==> flow/design.v <==
`timescale 1ns/10ps
module DFF(clk, rst, D, Q);
input clk, rst;
input [17:0] D;
output reg [17:0] Q;
always @(posedge clk or posedge rst) begin
	if (rst) begin
	    Q <= 18'd0;
	end
	else begin
		Q <= D;
	end
end
endmodule
module FA(in1, in2, out);
input signed [15:0] in1;
input signed [17:0] in2;
output signed [17:0] out;
assign out = in1 + in2;
endmodule
`timescale 1ns/10ps
module SRRC(clk, rst, en, Din, Dout);
input clk, rst, en;
input [1:0] Din;
output [17:0] Dout;
wire signed [15:0] din;
wire signed [15:0] m [0:32];
wire [17:0] q [0:31]; 
wire [17:0] sum [0:31];
assign din = {Din, 14'd0};
assign m[0] = ~((din >>> 7) + (din >>> 9) + (din >>> 11)) + 1;
assign m[1] = ~((din >>> 8) + (din >>> 11) + (din >>> 13)) + 1;
assign m[2] = (din >>> 6) - (din >>> 8) - (din >>> 11) + (din >>> 14);
assign m[3] = (din >>> 6) + (din >>> 10) - (din >>> 12) - (din >>> 14);
assign m[4] = (din >>> 9) + (din >>> 12);
assign m[5] = ~((din >>> 6) + (din >>> 10) + (din >>> 12)) + 1;
assign m[6] = ~((din >>> 6) - (din >>> 9) + (din >>> 11) + (din >>> 14)) + 1;
assign m[7] = (din >>> 6) + (din >>> 9) - (din >>> 11) - (din >>> 13);
assign m[8] = (din >>> 4) - (din >>> 6) - (din >>> 8) + (din >>> 11) + (din >>> 14);
assign m[9] = (din >>> 6) - (din >>> 10) - (din >>> 13);
assign m[10] = ~((din >>> 4) + (din >>> 6) - (din >>> 10) - (din >>> 13)) + 1;
assign m[11] = ~((din >>> 3) + (din >>> 5) + (din >>> 9)) + 1;
assign m[12] = ~((din >>> 3) - (din >>> 6) - (din >>> 8) + (din >>> 13)) + 1;
assign m[13] = (din >>> 3) + (din >>> 5) + (din >>> 9) + (din >>> 11) - (din >>> 13);
assign m[14] = (din >>> 1) + (din >>> 4) + (din >>> 6) + (din >>> 9) - (din >>> 12) - (din >>> 14);
assign m[15] = din - (din >>> 5) + (din >>> 7) - (din >>> 9) - (din >>> 11) - (din >>> 13);
assign m[16] = din + (din >>> 3) + (din >>> 7) + (din >>> 9) - (din >>> 11);
assign m[17] = din - (din >>> 5) + (din >>> 7) - (din >>> 9) - (din >>> 11) - (din >>> 13);
assign m[18] = (din >>> 1) + (din >>> 4) + (din >>> 6) + (din >>> 9) - (din >>> 12) - (din >>> 14);
assign m[19] = (din >>> 3) + (din >>> 5) + (din >>> 9) + (din >>> 11) - (din >>> 13);
assign m[20] = ~((din >>> 3) - (din >>> 6) - (din >>> 8) + (din >>> 13)) + 1;
assign m[21] = ~((din >>> 3) + (din >>> 5) + (din >>> 9)) + 1;
assign m[22] = ~((din >>> 4) + (din >>> 6) - (din >>> 10) - (din >>> 13)) + 1;
assign m[23] = (din >>> 6) - (din >>> 10) - (din >>> 13);
assign m[24] = (din >>> 4) - (din >>> 6) - (din >>> 8) + (din >>> 11) + (din >>> 14);
assign m[25] = (din >>> 6) + (din >>> 9) - (din >>> 11) - (din >>> 13);
assign m[26] = ~((din >>> 6) - (din >>> 9) + (din >>> 11) + (din >>> 14)) + 1;
assign m[27] = ~((din >>> 6) + (din >>> 10) + (din >>> 12)) + 1;
assign m[28] = (din >>> 9) + (din >>> 12);
assign m[29] = (din >>> 6) + (din >>> 10) - (din >>> 12) - (din >>> 14);
assign m[30] = (din >>> 6) - (din >>> 8) - (din >>> 11) + (din >>> 14);
assign m[31] = ~((din >>> 8) + (din >>> 11) + (din >>> 13)) + 1;
assign m[32] = ~((din >>> 7) + (din >>> 9) + (din >>> 11)) + 1;
DFF u_DFF0 (.clk(clk), .rst(rst), .D(sum[1]), .Q(q[0]));
DFF u_DFF1 (.clk(clk), .rst(rst), .D(sum[2]), .Q(q[1]));
DFF u_DFF2 (.clk(clk), .rst(rst), .D(sum[3]), .Q(q[2]));
DFF u_DFF3 (.clk(clk), .rst(rst), .D(sum[4]), .Q(q[3]));
DFF u_DFF4 (.clk(clk), .rst(rst), .D(sum[5]), .Q(q[4]));
DFF u_DFF5 (.clk(clk), .rst(rst), .D(sum[6]), .Q(q[5]));
DFF u_DFF6 (.clk(clk), .rst(rst), .D(sum[7]), .Q(q[6]));
DFF u_DFF7 (.clk(clk), .rst(rst), .D(sum[8]), .Q(q[7]));
DFF u_DFF8 (.clk(clk), .rst(rst), .D(sum[9]), .Q(q[8]));
DFF u_DFF9 (.clk(clk), .rst(rst), .D(sum[10]), .Q(q[9]));
DFF u_DFF10 (.clk(clk), .rst(rst), .D(sum[11]), .Q(q[10]));
DFF u_DFF11 (.clk(clk), .rst(rst), .D(sum[12]), .Q(q[11]));
DFF u_DFF12 (.clk(clk), .rst(rst), .D(sum[13]), .Q(q[12]));
DFF u_DFF13 (.clk(clk), .rst(rst), .D(sum[14]), .Q(q[13]));
DFF u_DFF14 (.clk(clk), .rst(rst), .D(sum[15]), .Q(q[14]));
DFF u_DFF15 (.clk(clk), .rst(rst), .D(sum[16]), .Q(q[15]));
DFF u_DFF16 (.clk(clk), .rst(rst), .D(sum[17]), .Q(q[16]));
DFF u_DFF17 (.clk(clk), .rst(rst), .D(sum[18]), .Q(q[17]));
DFF u_DFF18 (.clk(clk), .rst(rst), .D(sum[19]), .Q(q[18]));
DFF u_DFF19 (.clk(clk), .rst(rst), .D(sum[20]), .Q(q[19]));
DFF u_DFF20 (.clk(clk), .rst(rst), .D(sum[21]), .Q(q[20]));
DFF u_DFF21 (.clk(clk), .rst(rst), .D(sum[22]), .Q(q[21]));
DFF u_DFF22 (.clk(clk), .rst(rst), .D(sum[23]), .Q(q[22]));
DFF u_DFF23 (.clk(clk), .rst(rst), .D(sum[24]), .Q(q[23]));
DFF u_DFF24 (.clk(clk), .rst(rst), .D(sum[25]), .Q(q[24]));
DFF u_DFF25 (.clk(clk), .rst(rst), .D(sum[26]), .Q(q[25]));
DFF u_DFF26 (.clk(clk), .rst(rst), .D(sum[27]), .Q(q[26]));
DFF u_DFF27 (.clk(clk), .rst(rst), .D(sum[28]), .Q(q[27]));
DFF u_DFF28 (.clk(clk), .rst(rst), .D(sum[29]), .Q(q[28]));
DFF u_DFF29 (.clk(clk), .rst(rst), .D(sum[30]), .Q(q[29]));
DFF u_DFF30 (.clk(clk), .rst(rst), .D(sum[31]), .Q(q[30]));
DFF u_DFF31 (.clk(clk), .rst(rst), .D({m[32][15], m[32][15], m[32]}), .Q(q[31]));
FA u_FA0 (.in1(m[0]), .in2(q[0]), .out(sum[0]));
FA u_FA1 (.in1(m[1]), .in2(q[1]), .out(sum[1]));
FA u_FA2 (.in1(m[2]), .in2(q[2]), .out(sum[2]));
FA u_FA3 (.in1(m[3]), .in2(q[3]), .out(sum[3]));
FA u_FA4 (.in1(m[4]), .in2(q[4]), .out(sum[4]));
FA u_FA5 (.in1(m[5]), .in2(q[5]), .out(sum[5]));
FA u_FA6 (.in1(m[6]), .in2(q[6]), .out(sum[6]));
FA u_FA7 (.in1(m[7]), .in2(q[7]), .out(sum[7]));
FA u_FA8 (.in1(m[8]), .in2(q[8]), .out(sum[8]));
FA u_FA9 (.in1(m[9]), .in2(q[9]), .out(sum[9]));
FA u_FA10 (.in1(m[10]), .in2(q[10]), .out(sum[10]));
FA u_FA11 (.in1(m[11]), .in2(q[11]), .out(sum[11]));
FA u_FA12 (.in1(m[12]), .in2(q[12]), .out(sum[12]));
FA u_FA13 (.in1(m[13]), .in2(q[13]), .out(sum[13]));
FA u_FA14 (.in1(m[14]), .in2(q[14]), .out(sum[14]));
FA u_FA15 (.in1(m[15]), .in2(q[15]), .out(sum[15]));
FA u_FA16 (.in1(m[16]), .in2(q[16]), .out(sum[16]));
FA u_FA17 (.in1(m[17]), .in2(q[17]), .out(sum[17]));
FA u_FA18 (.in1(m[18]), .in2(q[18]), .out(sum[18]));
FA u_FA19 (.in1(m[19]), .in2(q[19]), .out(sum[19]));
FA u_FA20 (.in1(m[20]), .in2(q[20]), .out(sum[20]));
FA u_FA21 (.in1(m[21]), .in2(q[21]), .out(sum[21]));
FA u_FA22 (.in1(m[22]), .in2(q[22]), .out(sum[22]));
FA u_FA23 (.in1(m[23]), .in2(q[23]), .out(sum[23]));
FA u_FA24 (.in1(m[24]), .in2(q[24]), .out(sum[24]));
FA u_FA25 (.in1(m[25]), .in2(q[25]), .out(sum[25]));
FA u_FA26 (.in1(m[26]), .in2(q[26]), .out(sum[26]));
FA u_FA27 (.in1(m[27]), .in2(q[27]), .out(sum[27]));
FA u_FA28 (.in1(m[28]), .in2(q[28]), .out(sum[28]));
FA u_FA29 (.in1(m[29]), .in2(q[29]), .out(sum[29]));
FA u_FA30 (.in1(m[30]), .in2(q[30]), .out(sum[30]));
FA u_FA31 (.in1(m[31]), .in2(q[31]), .out(sum[31]));
assign Dout = sum[0];
endmodule
module USI(clk, rst, en, lf_in, hf_out);
input clk, rst, en;
input [1:0] lf_in;
output reg [1:0] hf_out;
reg [1:0] switch;
always @(posedge clk or posedge rst) begin
	if (rst) begin
	    switch <= 2'd0;
	end
	else if(en) begin
		if(switch == 2'd3) begin
			switch <= 2'd0;
		end
		else begin
			switch <= switch + 2'd1;
		end
	end
	else begin
		switch <= switch;
	end
end
always @(posedge clk or posedge rst) begin
 	if (rst) begin
 	    hf_out <= 2'd0;
 	end
 	else if(en) begin
 		if(switch == 2'd2) begin
 			hf_out <= lf_in;
 		end
 		else begin
 			hf_out <= 2'd0;
 		end
 	end
 	else begin
 		hf_out <= hf_out;
 	end
 end 
endmodule
module SM(clk, rst, en, Din, I, Q);
input clk, rst, en;
input [1:0] Din;
output reg [1:0] I;
output reg [1:0] Q;
always @(posedge clk or posedge rst) begin
      if (rst) begin
          I <= 2'b00;
          Q <= 2'b00; 
      end
      else if(en) begin
            case(Din)
             0: begin
                  I <= 2'b01;
                  Q <= 2'b01;
             end
             1: begin
                  I <= 2'b01;
                  Q <= 2'b11;
             end
             2: begin
                  I <= 2'b11;
                  Q <= 2'b01;
             end
             3: begin
                  I <= 2'b11;
                  Q <= 2'b11;
             end
             default : begin
                  I <= I;
                  Q <= Q;
             end
            endcase
      end
      else begin
            I <= I;
            Q <= Q;
      end
end
endmodule
module SPC(clk, rst, en, Din, OUT);
input clk, rst, en;
input Din;
output reg [1:0] OUT;
reg swap;
always @(posedge clk or posedge rst) begin
	if (rst) begin
	    swap <= 1'd0;
	end
	else if(en) begin
		swap <= ~swap;
	end
	else begin
		swap <= swap;
	end
end
always @(posedge clk or posedge rst) begin
	if (rst) begin
	    OUT <= 2'd0;
	end
	else if(en) begin
		if(!swap) OUT[0] <= Din;
		else OUT <= (OUT << 1) | Din;
	end
	else begin
		OUT <= OUT;
	end
end
endmodule
`timescale 1ns/10ps
module QAM(clk, rst, en, Din, IFout);
input clk, rst, en;
input Din;
output reg signed [17:0] IFout;
wire [1:0] spc_out;
wire [1:0] sm_i;
wire [1:0] sm_q;
wire [1:0] lf_i;
wire [1:0] lf_q;
wire [1:0] usi_i;
wire [1:0] usi_q;
wire signed [17:0] srrc_i;
wire signed [17:0] srrc_q;
wire en0;
wire en1;
wire en2;
wire en3;
reg sm_ctrl;
reg [3:0] usi_ctrl;
reg [1:0] mix_cnt;
reg sync_i0, sync_i1, sync_q0, sync_q1;
reg ce2;
always @(posedge clk or posedge rst) begin
	if (rst) begin
	    ce2 <= 1'd0;
	end
	else begin
		ce2 <= ~ce2;
	end
end
assign en0 = en & ce2;
always @(posedge clk or posedge rst) begin
	if (rst) begin
	    sync_i0 <= 1'd0;
	    sync_q0 <= 1'd0; 
	end
	else begin
		sync_i0 <= sm_i[1];
		sync_q0 <= sm_q[1];
	end
end
always @(posedge clk or posedge rst) begin
	if (rst) begin
	    sync_i1 <= 1'd0;
	    sync_q1 <= 1'd0;
	end
	else begin
		sync_i1 <= sync_i0;
		sync_q1 <= sync_q0;
	end
end
always @(posedge clk or posedge rst) begin
	if (rst) begin
	    sm_ctrl <= 1'd0;
	end
	else if (ce2) begin
		sm_ctrl <= ~sm_ctrl;
	end
end
assign en1 = (sm_ctrl & ce2) ? 1'd1 : 1'd0;
always @(posedge clk or posedge rst) begin
	if (rst) begin
	    usi_ctrl <= 1'd0;
	end
	else if(en) begin
		if(usi_ctrl == 4'd8) usi_ctrl <= usi_ctrl;
		else usi_ctrl <= usi_ctrl + 4'd1;
	end
end
assign en2 = (usi_ctrl == 4'd8) ? 1'd1 : 1'd0;
assign en3 = 1'd1;
assign lf_i = {sync_i1, 1'd1};
assign lf_q = {sync_q1, 1'd1};
SPC u_SPC(.clk(clk),
	      .rst(rst),
	      .en(en0),
	      .Din(Din),
	      .OUT(spc_out)
	      );
SM u_SM(.clk(clk),
	    .rst(rst),
	    .en(en1),
	    .Din(spc_out),
	    .I(sm_i),
	    .Q(sm_q)
	    );
USI u_USI_i(.clk(clk),
	        .rst(rst),
	        .en(en2),
	        .lf_in(lf_i),
	        .hf_out(usi_i)
	        );
USI u_USI_q(.clk(clk),
	        .rst(rst),
	        .en(en2),
	        .lf_in(lf_q),
	        .hf_out(usi_q)
	        );
SRRC u_SRRC_i(.clk(clk),
	          .rst(rst),
	          .en(en3),
	          .Din(usi_i),
	          .Dout(srrc_i)
	          );
SRRC u_SRRC_q(.clk(clk),
	          .rst(rst),
	          .en(en3),
	          .Din(usi_q),
	          .Dout(srrc_q)
	          );
always @(posedge clk or posedge rst) begin
	if (rst) begin
	    mix_cnt <= 2'd0;
	end
	else if(en) begin
		if (mix_cnt == 2'd3) begin
			mix_cnt <= 2'd0;
		end
		else begin
			mix_cnt <= mix_cnt + 2'd1;
		end
	end
	else begin
		mix_cnt <= mix_cnt;
	end
end
always @(posedge clk or posedge rst) begin
	if (rst) begin
	    IFout <= 18'd0;
	end
	else if(en2) begin
		case(mix_cnt)
             3: begin
             	IFout <= srrc_i;
             end
             0: begin
             	IFout <= ~(srrc_q) + 18'd1;
             end
             1: begin
             	IFout <= ~(srrc_i) + 18'd1;
             end
             2: begin
             	IFout <= srrc_q;
             end
             default: begin
             	IFout <= IFout;
             end
		endcase
	end
	else begin
		IFout <= IFout;
	end
end
endmodule
Tool chain data of QAM --
Module QAM before and after one edit of its RTL, step after step. Lines under "unedited" count in the file above, lines under "edited" in the edited file. "difference" is "edited" less "unedited", of the values as shown. Library cell names are shortened. Not given: -
Design: design top QAM, clock clk, cell library sky130hd, corner tt_025C_1v80

The edit --
Unified diff, file above to edited file. A script made this edit. It changes what the design does and was not meant as an optimisation.
begin of diff
@@ -34,5 +34,5 @@
 assign m[3] = (din >>> 6) + (din >>> 10) - (din >>> 12) - (din >>> 14);
 assign m[4] = (din >>> 9) + (din >>> 12);
-assign m[5] = ~((din >>> 6) + (din >>> 10) + (din >>> 12)) + 1;
+assign m[5] = ~((din >>> 6) + (din >>> 10) - (din >>> 12)) + 1;
 assign m[6] = ~((din >>> 6) - (din >>> 9) + (din >>> 11) + (din >>> 14)) + 1;
 assign m[7] = (din >>> 6) + (din >>> 9) - (din >>> 11) - (din >>> 13);
end of diff

After elaboration --
Source: Yosys, flattened and elaborated. Widths are those after wreduce. Registers that Yosys merges into a memory's read port (data or address) are not register bits. Print and check cells do not count.
Word-level totals:
- bits of input ports | unedited 4, edited 4, difference 0
- cells after elaboration | unedited 321, edited 327, difference +6
- output and inout bits | unedited 18, edited 18, difference 0
- register bits | unedited 1193, edited 1193, difference 0
Operators by class:
- bitwise gates (word level) | unedited 23, edited 25, difference +2
- reductions and logical operators | unedited 8, edited 8, difference 0
- equal/unequal tests | unedited 11, edited 11, difference 0
- add/sub/neg operators | unedited 186, edited 190, difference +4
- mux-type cells | unedited 11, edited 11, difference 0
Operators by type and width:
- 16-bit by 2-bit adder with 16-bit output with constant B | unedited 14, edited 16, difference +2
- 11-bit by 4-bit subtractor with 12-bit output | unedited 2, edited 4, difference +2
- 12-bit NOT with 16-bit output | unedited 0, edited 2, difference +2
- 16-bit by 18-bit adder with 18-bit output | unedited 58, edited 58, difference 0
- 16-bit NOT | unedited 11, edited 11, difference 0
- 2-bit == test with constant B | unedited 8, edited 8, difference 0
- 16-bit by 2-bit adder with 16-bit output | unedited 6, edited 6, difference 0
- 16-bit by 3-bit subtractor with 16-bit output | unedited 6, edited 6, difference 0
- 2-bit two-way mux | unedited 5, edited 5, difference 0
- 10-bit by 6-bit adder with 11-bit output | unedited 4, edited 4, difference 0
- 13-bit by 11-bit adder with 14-bit output | unedited 4, edited 4, difference 0
- 14-bit by 7-bit adder with 15-bit output | unedited 4, edited 4, difference 0
- 16-bit by 7-bit adder with 16-bit output | unedited 4, edited 4, difference 0
- 16-bit by 9-bit adder with 16-bit output | unedited 4, edited 4, difference 0
- 8-bit by 18-bit adder with 18-bit output | unedited 4, edited 4, difference 0
- 1-bit NOT | unedited 4, edited 4, difference 0
- 2-bit OR reduction | unedited 4, edited 4, difference 0
- 11-bit by 5-bit subtractor with 12-bit output | unedited 4, edited 4, difference 0
- 16-bit by 2-bit subtractor with 16-bit output | unedited 4, edited 4, difference 0
- 16-bit by 5-bit subtractor with 16-bit output | unedited 4, edited 4, difference 0
- 2-bit by 1-bit adder with 2-bit output with constant B | unedited 3, edited 3, difference 0
- 1-bit two-way mux | unedited 3, edited 3, difference 0
- 10-bit by 5-bit adder with 11-bit output | unedited 2, edited 2, difference 0
- 10-bit by 7-bit adder with 11-bit output | unedited 2, edited 2, difference 0
- 11-bit by 4-bit adder with 12-bit output | unedited 2, edited 2, difference 0
- 11-bit by 5-bit adder with 12-bit output | unedited 2, edited 2, difference 0
- 12-bit by 10-bit adder with 13-bit output | unedited 2, edited 2, difference 0
- 15-bit by 12-bit adder with 16-bit output | unedited 2, edited 2, difference 0
The list need not be complete.

Depth --
Depth = most cells in a row (Yosys ltp): at word level without a register or memory, in the mapped netlist without a sequential cell, where the memories' decode and read muxes count.
Logic depth:
- depth after elaboration | unedited 8, edited 8, difference 0
- ABC_AREA | unedited 0, edited 0
- gate-level depth with buffers | unedited 20, edited 20, difference 0
- gate-level depth less buffers | unedited 17, edited 16, difference -1

Mapped cells and area --
Source: synth_stat.txt of the flow (Yosys; design flattened, memories mapped). It holds for the ABC_AREA given above (unset counts as 0); a run with the other value may have another netlist.
Mapped netlist:
- sequential part of the area (µm²) | unedited 28952.8, edited 28952.8, difference 0.0
- mapped cells | unedited 6881, edited 6798, difference -83
- flip-flop cells | unedited 1157, edited 1157, difference 0
- buffer cells | unedited 30, edited 32, difference +2
- chip area (Yosys) (µm²) | unedited 72144.2, edited 71599.9, difference -544.3
Cells by type:
- o21ai_0 | unedited 253, edited 128, difference -125
- o21ai_1 | unedited 19, edited 115, difference +96
- nor2_1 | unedited 477, edited 451, difference -26
- a21o_1 | unedited 140, edited 165, difference +25
- a21boi_1 | unedited 3, edited 20, difference +17
- inv_1 | unedited 349, edited 336, difference -13
- nand2_1 | unedited 259, edited 246, difference -13
- nor3_1 | unedited 181, edited 169, difference -12
- o21a_1 | unedited 70, edited 82, difference +12
- a21boi_0 | unedited 24, edited 13, difference -11
- o41ai_2 | unedited 12, edited 1, difference -11
- and3_1 | unedited 66, edited 75, difference +9
- o41ai_1 | unedited 16, edited 25, difference +9
- a31o_2 | unedited 14, edited 5, difference -9
- nand3_1 | unedited 181, edited 173, difference -8
- o31ai_1 | unedited 89, edited 81, difference -8
- nand2b_1 | unedited 61, edited 53, difference -8
- mux2i_1 | unedited 5, edited 13, difference +8
The list need not be complete. By module: a second synthesis without flattening, with its own total; a netlist apart from the flattened one above.
Second synthesis, totals:
- cells (unflattened synthesis) | unedited 9803, edited 9803, difference 0
- area total of the unflattened synthesis (µm²) | unedited 90973.5, edited 90973.5, difference 0.0
Rows give one instance, submodules left out.
By module, unedited:
- FA | sequential area 0.0 µm², cells 129, instances 64, area 918.4 µm²
- DFF | sequential area 450.4 µm², cells 19, instances 64, area 454.2 µm²
- QAM | sequential area 750.7 µm², cells 227, instances 1, area 2120.8 µm²
- SRRC | sequential area 0.0 µm², cells 26, instances 2, area 203.9 µm²
- USI | sequential area 100.1 µm², cells 18, instances 2, area 182.7 µm²
- SPC | sequential area 75.1 µm², cells 8, instances 1, area 120.1 µm²
- SM | sequential area 75.1 µm², cells 8, instances 1, area 115.1 µm²
By module, edited:
- FA | sequential area 0.0 µm², cells 129, instances 64, area 918.4 µm²
- DFF | sequential area 450.4 µm², cells 19, instances 64, area 454.2 µm²
- QAM | sequential area 750.7 µm², cells 227, instances 1, area 2120.8 µm²
- SRRC | sequential area 0.0 µm², cells 26, instances 2, area 203.9 µm²
- USI | sequential area 100.1 µm², cells 18, instances 2, area 182.7 µm²
- SPC | sequential area 75.1 µm², cells 8, instances 1, area 120.1 µm²
- SM | sequential area 75.1 µm², cells 8, instances 1, area 115.1 µm²

Path before layout --
Source: OpenSTA report_checks on the synthesized netlist (no wires, ideal clock, input and output delay 20% of the period each), path of least setup slack; recovery checks are left aside. Register names are those of the netlist, which keeps one name where synthesis merged equal registers.
Timing post-synthesis:
- kind | unedited reg2reg, edited reg2reg
- from | unedited register u_USI_i.hf_out[1], edited register u_USI_q.hf_out[1]
- to | unedited register u_SRRC_i.u_DFF6.Q[17], edited register u_SRRC_q.u_DFF6.Q[17]
- driving pins on the path | unedited 19, edited 20, difference +1
- period (ps) | unedited 5000, edited 5000, difference 0
- data required time (ps) | unedited 4920, edited 4920, difference 0
- setup time (ps) | unedited 80, edited 80, difference 0
- data arrival time (ps) | unedited 8140, edited 8407, difference +267
- delay of the path (ps) | unedited 8220, edited 8487, difference +267
- path buffers | unedited 4, edited 4, difference 0
- launch time at the first pin (ps) | unedited 0, edited 0, difference 0
- path slack (ps) | unedited -3220, edited -3487, difference -267
- synthesis period reached (ps) | unedited 8220, edited 8487, difference +267
"delay of the path" is the arrival time less input delay plus setup time. "driving pins on the path": output pins that drive a net of the path, with the launching flip-flop's if there is one; two outputs of one cell count as two. "synthesis period reached" = period - worst setup slack (recovery checks aside). The figure is calculated, with input and output delays left at 20% of the set period. The rows between start and end are the longest chain of elaborated cells between them; the timing report does not say that the signal goes this way. Where chains are equally long, one stands for them. Each line given opens the expression or statement behind the cell; cells for indexed reads and writes are added by Yosys, which also makes memories of some case tables. At most two assigning lines are given for a register; there are more.
On the way, post-synthesis, unedited: cell sequence dfrtp_1 clkbuf_1 inv_1 ha_1 clkbuf_1 nor2_1 buf_1 inv_1 ha_1 clkbuf_1 xnor2_1 inv_1 ha_1 or3_1 a211oi_1 nor2_1 a211o_1 a21oi_1 xnor2_1, cells in the longest elaborated chain 4, elaborated cells between the ends (all ways) 4, classes of those cells add/sub: 4
RTL lines, path post-synthesis, unedited:
- start, declared | RTL line 133 | output reg [1:0] hf_out;
- start, assigned | RTL line 157 | hf_out <= lf_in;
- start, assigned | RTL line 164 | hf_out <= hf_out;
- 10-bit by 7-bit adder with 11-bit output | RTL line 38 | assign m[7] = (din >>> 6) + (din >>> 9) - (din >>> 11) - (din >>> 13);
- 11-bit by 5-bit subtractor with 12-bit output | RTL line 38
- 16-bit by 3-bit subtractor with 16-bit output | RTL line 38
- 16-bit by 18-bit adder with 18-bit output | RTL line 19 | assign out = in1 + in2;
- end, assigned | RTL line 8 | Q <= 18'd0;
- end, assigned | RTL line 11 | Q <= D;
- end, declared | RTL line 5 | output reg [17:0] Q;
Some nets on the timed path still bear RTL names; the line given drives or declares the net.
Named nets, post-synthesis, unedited:
- u_SRRC_i.m[0][10] | RTL line 31 | assign m[0] = ~((din >>> 7) + (din >>> 9) + (din >>> 11)) + 1;
On the way, post-synthesis, edited: cell sequence dfrtp_1 clkbuf_1 inv_1 ha_1 clkbuf_1 nor2_1 buf_1 inv_1 ha_1 clkbuf_1 xnor2_1 inv_1 ha_1 and2_1 a22o_1 a311oi_1 nor2_1 a211o_1 a21oi_1 xnor2_1, cells in the longest elaborated chain 4, elaborated cells between the ends (all ways) 4, classes of those cells add/sub: 4
RTL lines, path post-synthesis, edited:
- start, declared | RTL line 133 | output reg [1:0] hf_out;
- start, assigned | RTL line 157 | hf_out <= lf_in;
- start, assigned | RTL line 164 | hf_out <= hf_out;
- 10-bit by 7-bit adder with 11-bit output | RTL line 38 | assign m[7] = (din >>> 6) + (din >>> 9) - (din >>> 11) - (din >>> 13);
- 11-bit by 5-bit subtractor with 12-bit output | RTL line 38
- 16-bit by 3-bit subtractor with 16-bit output | RTL line 38
- 16-bit by 18-bit adder with 18-bit output | RTL line 19 | assign out = in1 + in2;
- end, assigned | RTL line 8 | Q <= 18'd0;
- end, assigned | RTL line 11 | Q <= D;
- end, declared | RTL line 5 | output reg [17:0] Q;
Named nets, post-synthesis, edited:
- u_SRRC_q.m[0][10] | RTL line 31 | assign m[0] = ~((din >>> 7) + (din >>> 9) + (din >>> 11)) + 1;

Timing after layout --
Path of least setup slack in the final report of each run of set A (OpenROAD, finished layout, wires in). Where an end is a register, its clock arrival counts in the times. The report prints the path's times to 10 ps; the period is as set.
Timing after layout:
- kind | unedited reg2reg, edited reg2reg
- from | unedited register u_USI_q.hf_out[0], edited register u_USI_q.hf_out[0]
- to | unedited register u_SRRC_q.u_DFF6.Q[16], edited register u_SRRC_q.u_DFF13.Q[17]
- data arrival time (ps) | unedited 4930, edited 4980, difference +50
- data required time (ps) | unedited 5350, edited 5320, difference -30
- path buffers | unedited 4, edited 1, difference -3
- setup time (ps) | unedited 80, edited 120, difference +40
- period (ps) | unedited 4660, edited 4660, difference 0
- launch time at the first pin (ps) | unedited 770, edited 800, difference +30
- driving pins on the path | unedited 16, edited 14, difference -2
- path slack (ps) | unedited 420, edited 340, difference -80
The rows between start and end are the longest chain of elaborated cells between them; the timing report does not say that the signal goes this way. Where chains are equally long, one stands for them. At most two assigning lines are given for a register; there are more.
On the way, after layout, unedited: cell sequence dfrtp_2 buf_4 ha_4 nor2_1 buf_4 inv_1 ha_1 buf_4 xnor2_1 inv_1 buf_4 ha_1 o41ai_1 o2111ai_1 a21oi_1 xnor2_1, cells in the longest elaborated chain 4, elaborated cells between the ends (all ways) 4, classes of those cells add/sub: 4
RTL lines, path after layout, unedited:
- start, declared | RTL line 133 | output reg [1:0] hf_out;
- start, assigned | RTL line 157 | hf_out <= lf_in;
- start, assigned | RTL line 164 | hf_out <= hf_out;
- 10-bit by 7-bit adder with 11-bit output | RTL line 38 | assign m[7] = (din >>> 6) + (din >>> 9) - (din >>> 11) - (din >>> 13);
- 11-bit by 5-bit subtractor with 12-bit output | RTL line 38
- 16-bit by 3-bit subtractor with 16-bit output | RTL line 38
- 16-bit by 18-bit adder with 18-bit output | RTL line 19 | assign out = in1 + in2;
- end, assigned | RTL line 8 | Q <= 18'd0;
- end, assigned | RTL line 11 | Q <= D;
- end, declared | RTL line 5 | output reg [17:0] Q;
Some nets on the timed path still bear RTL names; the line given drives or declares the net.
Named nets, after layout, unedited:
- u_SRRC_q.m[0][10] | RTL line 31 | assign m[0] = ~((din >>> 7) + (din >>> 9) + (din >>> 11)) + 1;
On the way, after layout, edited: cell sequence dfrtp_2 inv_1 ha_4 buf_12 ha_1 a21o_1 a21oi_1 o21ai_1 o41ai_1 o21ai_1 o21a_1 a2111oi_1 a21oi_1 xnor2_1, cells in the longest elaborated chain 6, elaborated cells between the ends (all ways) 6, classes of those cells add/sub: 6
RTL lines, path after layout, edited:
- start, declared | RTL line 133 | output reg [1:0] hf_out;
- start, assigned | RTL line 157 | hf_out <= lf_in;
- start, assigned | RTL line 164 | hf_out <= hf_out;
- 15-bit by 12-bit adder with 16-bit output | RTL line 45 | assign m[14] = (din >>> 1) + (din >>> 4) + (din >>> 6) + (din >>> 9) - (din >>> 12) - (din >>> 14);
- 16-bit by 10-bit adder with 16-bit output | RTL line 45
- 16-bit by 7-bit adder with 16-bit output | RTL line 45
- 16-bit by 4-bit subtractor with 16-bit output | RTL line 45
- 16-bit by 2-bit subtractor with 16-bit output | RTL line 45
- 16-bit by 18-bit adder with 18-bit output | RTL line 19 | assign out = in1 + in2;
- end, assigned | RTL line 8 | Q <= 18'd0;
- end, assigned | RTL line 11 | Q <= D;
- end, declared | RTL line 5 | output reg [17:0] Q;
Named nets, after layout, edited:
- u_SRRC_q.m[0][4] | RTL line 31 | assign m[0] = ~((din >>> 7) + (din >>> 9) + (din >>> 11)) + 1;

Measured runs --
Runs of the flow (Yosys, OpenROAD) on both versions; the two runs of a pair have the same settings. The constraints put input and output delay at 20% of the set period each and load the outputs with 0.01 pF.
Settings, set A: CORE_UTILIZATION 40, period_ns 4.66, CAP_MARGIN 20, CORE_MARGIN 2, SLEW_MARGIN 20
Final reports, set A:
- clock period achieved (ps) | unedited 4243, edited 4318, difference +75
- final utilization (%) | unedited 45.1, edited 45.1, difference 0.0
- area of the standard cells in the finished layout (µm²) | unedited 80712.4, edited 80349.6, difference -362.8
- sum of negative setup slack (ps) | unedited 0, edited 0, difference 0
- worst hold slack in the final report (ps) | unedited 332, edited 320, difference -12
- die outline area (µm²) | unedited 183775.0, edited 182402.0, difference -1373.0
- setup slack of the worst path (ps) | unedited 417, edited 342, difference -75
- chip area after synthesis (Yosys) (µm²) | unedited 72144.2, edited 71599.9, difference -544.3
Settings, set B: CELL_PAD_IN_SITES_DETAIL_PLACEMENT 1, CELL_PAD_IN_SITES_GLOBAL_PLACEMENT 3, CORE_ASPECT_RATIO 0.78, CORE_UTILIZATION 17, CTS_CLUSTER_SIZE 22, GPL_ROUTABILITY_DRIVEN 1, HOLD_SLACK_MARGIN 0.02, MAX_ROUTING_LAYER met5, MIN_ROUTING_LAYER met2, PLACE_DENSITY 0.42, SETUP_SLACK_MARGIN 0.53, SLEW_MARGIN 25, TNS_END_PERCENT 25, period_ns 2.59, CAP_MARGIN 20, CORE_MARGIN 2
Final reports, set B:
- clock period achieved (ps) | unedited 3817, edited 3711, difference -106
- final utilization (%) | unedited 27.4, edited 26.5, difference -0.9
- area of the standard cells in the finished layout (µm²) | unedited 115680.0, edited 111047.0, difference -4633.0
- sum of negative setup slack (ps) | unedited -444093, edited -379247, difference +64846
- die outline area (µm²) | unedited 429647.0, edited 426424.0, difference -3223.0
- setup slack of the worst path (ps) | unedited -1227, edited -1121, difference +106
- chip area after synthesis (Yosys) (µm²) | unedited 72144.2, edited 71599.9, difference -544.3
By "clock period achieved" is meant the clock period of the run minus its worst setup slack. This is arithmetic on one report: input and output delays are still those of the set period (20% each).
